==> flow/design.v <==
module pg_0 (
    input logic a,
    input logic b,
    output logic p,
    output logic g
);
assign p = a ^ b;
assign g = a & b;
endmodule
module pg_1plus (
    input logic pi_cur,
    input logic gi_cur,
    input logic pi_prev,
    input logic gi_prev,
    output logic pout,
    output logic gout
);
assign pout = pi_cur & pi_prev;
assign gout = gi_cur | (pi_cur & gi_prev);
endmodule
module ks_add #(
    parameter N = 64
)
(
    input  logic         clk,
    input  logic         rstn_,
    input  logic         en,
    input  logic [N-1:0] a,
    input  logic [N-1:0] b,
    output logic [N-1:0] out
);
    localparam int stages = $clog2(N) + 1;
    function automatic integer log2_arr(input integer x);
        integer k;
        begin
            log2_arr = 0;
            for (k = 1; k < 31; k = k + 1)
                if (x >= (1 << k)) log2_arr = k;
        end
    endfunction
    genvar i;
    generate
        for (i = 0; i < stages; i++) begin : gen_pg
            logic [(N-(2**(i-1)))-1:0] g_reg_array;
            logic [(N-(2**(i-1)))-1:0] p_reg_array;
            logic [(N-(2**(i-1)))-1:0] p_out_array;
            logic [(N-(2**(i-1)))-1:0] g_out_array;
        end
    endgenerate
    genvar j;
    generate
        for (j = 0; j < stages; j++) begin : reg_assign
            always_ff @( posedge clk ) begin
                if ( !rstn_ ) begin
                    gen_pg[j].g_reg_array <= 0;
                    gen_pg[j].p_reg_array <= 0;
                end
                else if ( en ) begin
                    gen_pg[j].g_reg_array <= gen_pg[j].g_out_array;
                    gen_pg[j].p_reg_array <= gen_pg[j].p_out_array;
                end
                else begin
                    gen_pg[j].g_reg_array <= gen_pg[j].g_reg_array;
                    gen_pg[j].p_reg_array <= gen_pg[j].p_reg_array;
                end
            end
        end
    endgenerate
    genvar step;
    generate 
        for (i = 0; i < N; i++) begin
            pg_0 step0(a[i], b[i], gen_pg[0].p_out_array[i], gen_pg[0].g_out_array[i]);
        end
        for (step = 1; step <= stages; step++) begin
            for (i = 0; i < N-2**(step-1); i++) begin 
                if (step == 1) begin
                    pg_1plus stepn(gen_pg[0].p_reg_array[i+1],  
                                 gen_pg[0].g_reg_array[i+1], 
                                 gen_pg[0].p_reg_array[i], 
                                 gen_pg[0].g_reg_array[i], 
                                 gen_pg[step].p_out_array[i], 
                                 gen_pg[step].g_out_array[i]);
                end
                if (step > 1) begin
                    if (i==0) begin
                        pg_1plus stepn(gen_pg[step-1].p_reg_array[i+2**(step-2)],  
                                 gen_pg[step-1].g_reg_array[i+2**(step-2)], 
                                 gen_pg[0].p_reg_array[0], 
                                 gen_pg[0].g_reg_array[0], 
                                 gen_pg[step].p_out_array[0], 
                                 gen_pg[step].g_out_array[0]);
                    end
                    else if (i < 2**(step-2)) begin 
                        pg_1plus stepn(gen_pg[step-1].p_reg_array[i+2**(step-2)],                                         
                                 gen_pg[step-1].g_reg_array[i+2**(step-2)],                                            
                                 gen_pg[log2_arr(i)+1].p_reg_array[i-2**(log2_arr(i))], 
                                 gen_pg[log2_arr(i)+1].g_reg_array[i-2**(log2_arr(i))],
                                 gen_pg[step].p_out_array[i], 
                                 gen_pg[step].g_out_array[i]);
                    end
                    else begin  
                        pg_1plus stepn(gen_pg[step-1].p_reg_array[i+2**(step-2)],  
                                 gen_pg[step-1].g_reg_array[i+2**(step-2)], 
                                 gen_pg[step-1].p_reg_array[i-2**(step-2)], 
                                 gen_pg[step-1].g_reg_array[i-2**(step-2)], 
                                 gen_pg[step].p_out_array[i], 
                                 gen_pg[step].g_out_array[i]);
                    end
                end
            end
        end
    endgenerate
    generate
        for (i = 0; i < N; i++) begin
            if ( i==0 ) begin
                assign out[0] = gen_pg[0].p_reg_array[0];
            end
            else if ( i==1 ) begin
                assign out[1] = gen_pg[0].p_reg_array[1] ^ gen_pg[0].g_reg_array[0];
            end
            else if (i <= N/2) begin  
                assign out[i] = (gen_pg[0].p_reg_array[i]) ^ (gen_pg[log2_arr(i-1)+1].g_reg_array[(i-1)-2**log2_arr(i-1)]); 
            end
            else begin
                assign out[i] = gen_pg[0].p_reg_array[i] ^ gen_pg[stages-1].g_reg_array[(i-1)-(N/2)]; 
            end
        end
    endgenerate
endmodule
## From RTL to reports: ks_add

The steps from the RTL of ks_add to its reports follow in flow order.
Lines are those of the file above, counted from 1.
Library cell names are shortened.
Not given: n/a

- Design top: ks_add
- Clock port: clk
- Cell library: sky130hd
- Timing corner: tt_025C_1v80

## Word-level counts

Source: Yosys, flattened and elaborated, memories not mapped. Widths are those after wreduce; folded enables and synchronous resets count as part of the registers. Registers that Yosys merges into a memory's read port (data or address) are not register bits. Print and check cells do not count. Equal cells are merged and count once.

- Register bits after elaboration: 737
- Input bits: 131
- Output and inout bits: 64
- Elaborated cells: 1133

- Bitwise logic cells: 1120

Operator list:

| operator | count |
|---|---|
| AND 1 bit | 673 |
| bitwise OR 1 bit | 320 |
| XOR 1 bit | 127 |

## Logic depth

Yosys ltp: most cells in a row. Word level: on the elaborated netlist, between registers, memories and ports. Mapped: between sequential cells and ports; inverters and the memories' decode and read muxes count.

- Word-level depth: 2
- ABC_AREA: 0
- Mapped depth: 6
- Mapped depth without buffers: 3

## After synthesis

The flow's flattened synthesis, as Yosys stat reports it; memories are mapped. The netlist is that of the ABC_AREA named above (0 if unset); the other value can give another one.
The area totals of this step are shown rounded.

Cells by type:

| cell type | count | area in all (µm²) |
|---|---|---|
| dfxtp_1 | 695 | 1.39E+04 |
| a21oi_1 | 630 | 3.15E+03 |
| a21boi_1 | 237 | 1.78E+03 |
| nand2b_1 | 253 | 1.58E+03 |
| o21ai_0 | 316 | 1.58E+03 |
| nand3_1 | 253 | 1.27E+03 |
| mux2i_1 | 126 | 1261.21 |
| ha_1 | 64 | 800.768 |
| nor2b_1 | 126 | 788.256 |
| xor2_1 | 62 | 543.021 |
| buf_6 | 33 | 371.606 |
| clkbuf_1 | 95 | 356.592 |
| buf_4 | 40 | 300.288 |
| buf_2 | 51 | 255.245 |
| a21boi_0 | 16 | 120.115 |
| xnor2_1 | 1 | 8.758 |
| nor2_1 | 1 | 3.754 |

- Mapped cells: 2999
- Synthesis area: 28090 µm²
- Sequential area: 13910 µm²
- Flip-flops: 695
- Buffer cells: 219

The figures by module come from a second, unflattened synthesis with its own total; it is not the netlist above.

- Cells (unflattened synthesis): 3095
- Area total of the unflattened synthesis: 32990 µm²

Rows give one instance, submodules left out.

Modules:

| module | instances | cells | area (µm²) | sequential area (µm²) |
|---|---|---|---|---|
| ks_add | 1 | 2401 | 27850 | 14510 |
| pg_1plus | 315 | 2 | 13.8 | 0.0 |
| pg_0 | 64 | 1 | 12.5 | 0.0 |

## Timing after synthesis

OpenSTA on the mapped netlist: ideal clock, no wires. The path of least setup slack (recovery checks aside). Input and output delay are each 20% of the period. Register names are those of the netlist, which keeps one name where synthesis merged equal registers.

- Path type: input to register
- From: input port en
- To: register (no name shown)
- Clock period: 2.0 ns
- Input delay: 0.400 ns
- Library setup time: 0.116 ns
- Launch time at the first pin: 0.400 ns
- Arrival time: 1.170 ns
- Required time: 1.884 ns
- Setup slack: 0.714 ns
- Path delay: 0.886 ns
- Stages on the path: 6
- Buffers on the path: 4
- Synthesis period reached: 1.286 ns

"path delay" is the arrival time less input delay plus setup time.
"stages on the path" counts driving pins, that of a launching flip-flop among them; a cell with two outputs on the path counts twice.
"synthesis period reached" = period - worst setup slack (recovery checks aside). The figure is calculated, with input and output delays left at 20% of the set period.

- Path through: buf_2 buf_6 buf_6 buf_6 mux2i_1 nor2b_1

Ends and longest elaborated chain, post-synthesis:

| element | RTL line | RTL |
|---|---|---|
| start, declared | 27 | `input  logic         en,` |

No chain of elaborated cells between the ends is given.

## Worst path after layout

Path of least setup slack in the final report of stored run 1 (OpenROAD, finished layout, wires in). Where an end is a register, its clock arrival counts in the times.

- Path type: register to output
- From: register (no name shown)
- To: output port out[56]
- Clock period: 1.93 ns
- Output delay: 0.39 ns
- Launch time at the first pin: 0.63 ns
- Arrival time: 1.49 ns
- Required time: 1.54 ns
- Setup slack: 0.05 ns
- Stages on the path: 3
- Buffers on the path: 1

Between the ends stands the longest chain of elaborated cells between them, by number of cells; it is not shown to be the way that was timed. Of several equally long chains one is given.
A line is the first line of the expression or statement that the cell stems from. Yosys adds cells for indexed reads and writes and turns some case tables into memories.

- Path through: dfxtp_2 xor2_1 clkdlybuf4s15_2
- Length of the longest elaborated chain: 1
- Elaborated cells on any way between the ends: 1
- Source lines of those cells: 1
- Classes of those cells: 1 x logic

Ends and longest elaborated chain, after layout:

| element | RTL line | RTL |
|---|---|---|
| XOR 1 bit | 125 | `assign out[i] = gen_pg[0].p_reg_array[i] ^ gen_pg[stages-1].g_reg_array[(i-1)-(N/2)];` |
| end, declared | 30 | `output logic [N-1:0] out` |

Appendix: measured runs

Measured data: module ks_add, platform sky130hd, 3 stored runs of the flow under differing settings, order arbitrary. Input and output delays are each 20% of the period that was set; the output load is 0.01 pF.
Measured values are rounded.

### Stored run 1

Settings: `CORE_UTILIZATION=25`, `period_ns=1.93`, `CAP_MARGIN=20`, `CORE_MARGIN=2`, `SLEW_MARGIN=20`

- Area of the synthesized netlist: 28090 µm²
- Total die area: 115000 µm²
- Post-route utilization: 31.2%
- Worst setup slack after layout: 0.052 ns
- Final setup TNS: 0.000 ns
- Worst hold slack in the final report: 0.086 ns

### Stored run 2

Settings: `ABC_AREA=0`, `CELL_PAD_IN_SITES_GLOBAL_PLACEMENT=2`, `CORE_ASPECT_RATIO=0.53`, `CORE_UTILIZATION=40`, `CTS_CLUSTER_DIAMETER=39`, `CTS_CLUSTER_SIZE=83`, `GPL_TIMING_DRIVEN=1`, `HOLD_SLACK_MARGIN=-0.03`, `MAX_ROUTING_LAYER=met4`, `PLACE_DENSITY_LB_ADDON=0.18`, `SETUP_SLACK_MARGIN=0.53`, `TNS_END_PERCENT=35`, `period_ns=1.82`, `CAP_MARGIN=20`, `CORE_MARGIN=2`, `SLEW_MARGIN=20`

- Area of the synthesized netlist: 28090 µm²
- Total die area: 72460 µm²
- Post-route utilization: 50.1%
- Worst setup slack after layout: 0.072 ns
- Final setup TNS: 0.000 ns
- Worst hold slack in the final report: 0.082 ns

### Stored run 3

Settings: `ABC_AREA=1`, `CAP_MARGIN=20`, `CELL_PAD_IN_SITES_DETAIL_PLACEMENT=1`, `CELL_PAD_IN_SITES_GLOBAL_PLACEMENT=2`, `CTS_CLUSTER_SIZE=20`, `MIN_ROUTING_LAYER=met2`, `PLACE_DENSITY=0.67`, `SLEW_MARGIN=35`, `period_ns=2.0`, `CORE_MARGIN=2`, `CORE_UTILIZATION=40`

- Area of the synthesized netlist: 28580 µm²
- Total die area: 73600 µm²
- Post-route utilization: 48.3%
- Worst setup slack after layout: 0.071 ns
- Final setup TNS: 0.000 ns
- Worst hold slack in the final report: 0.138 ns
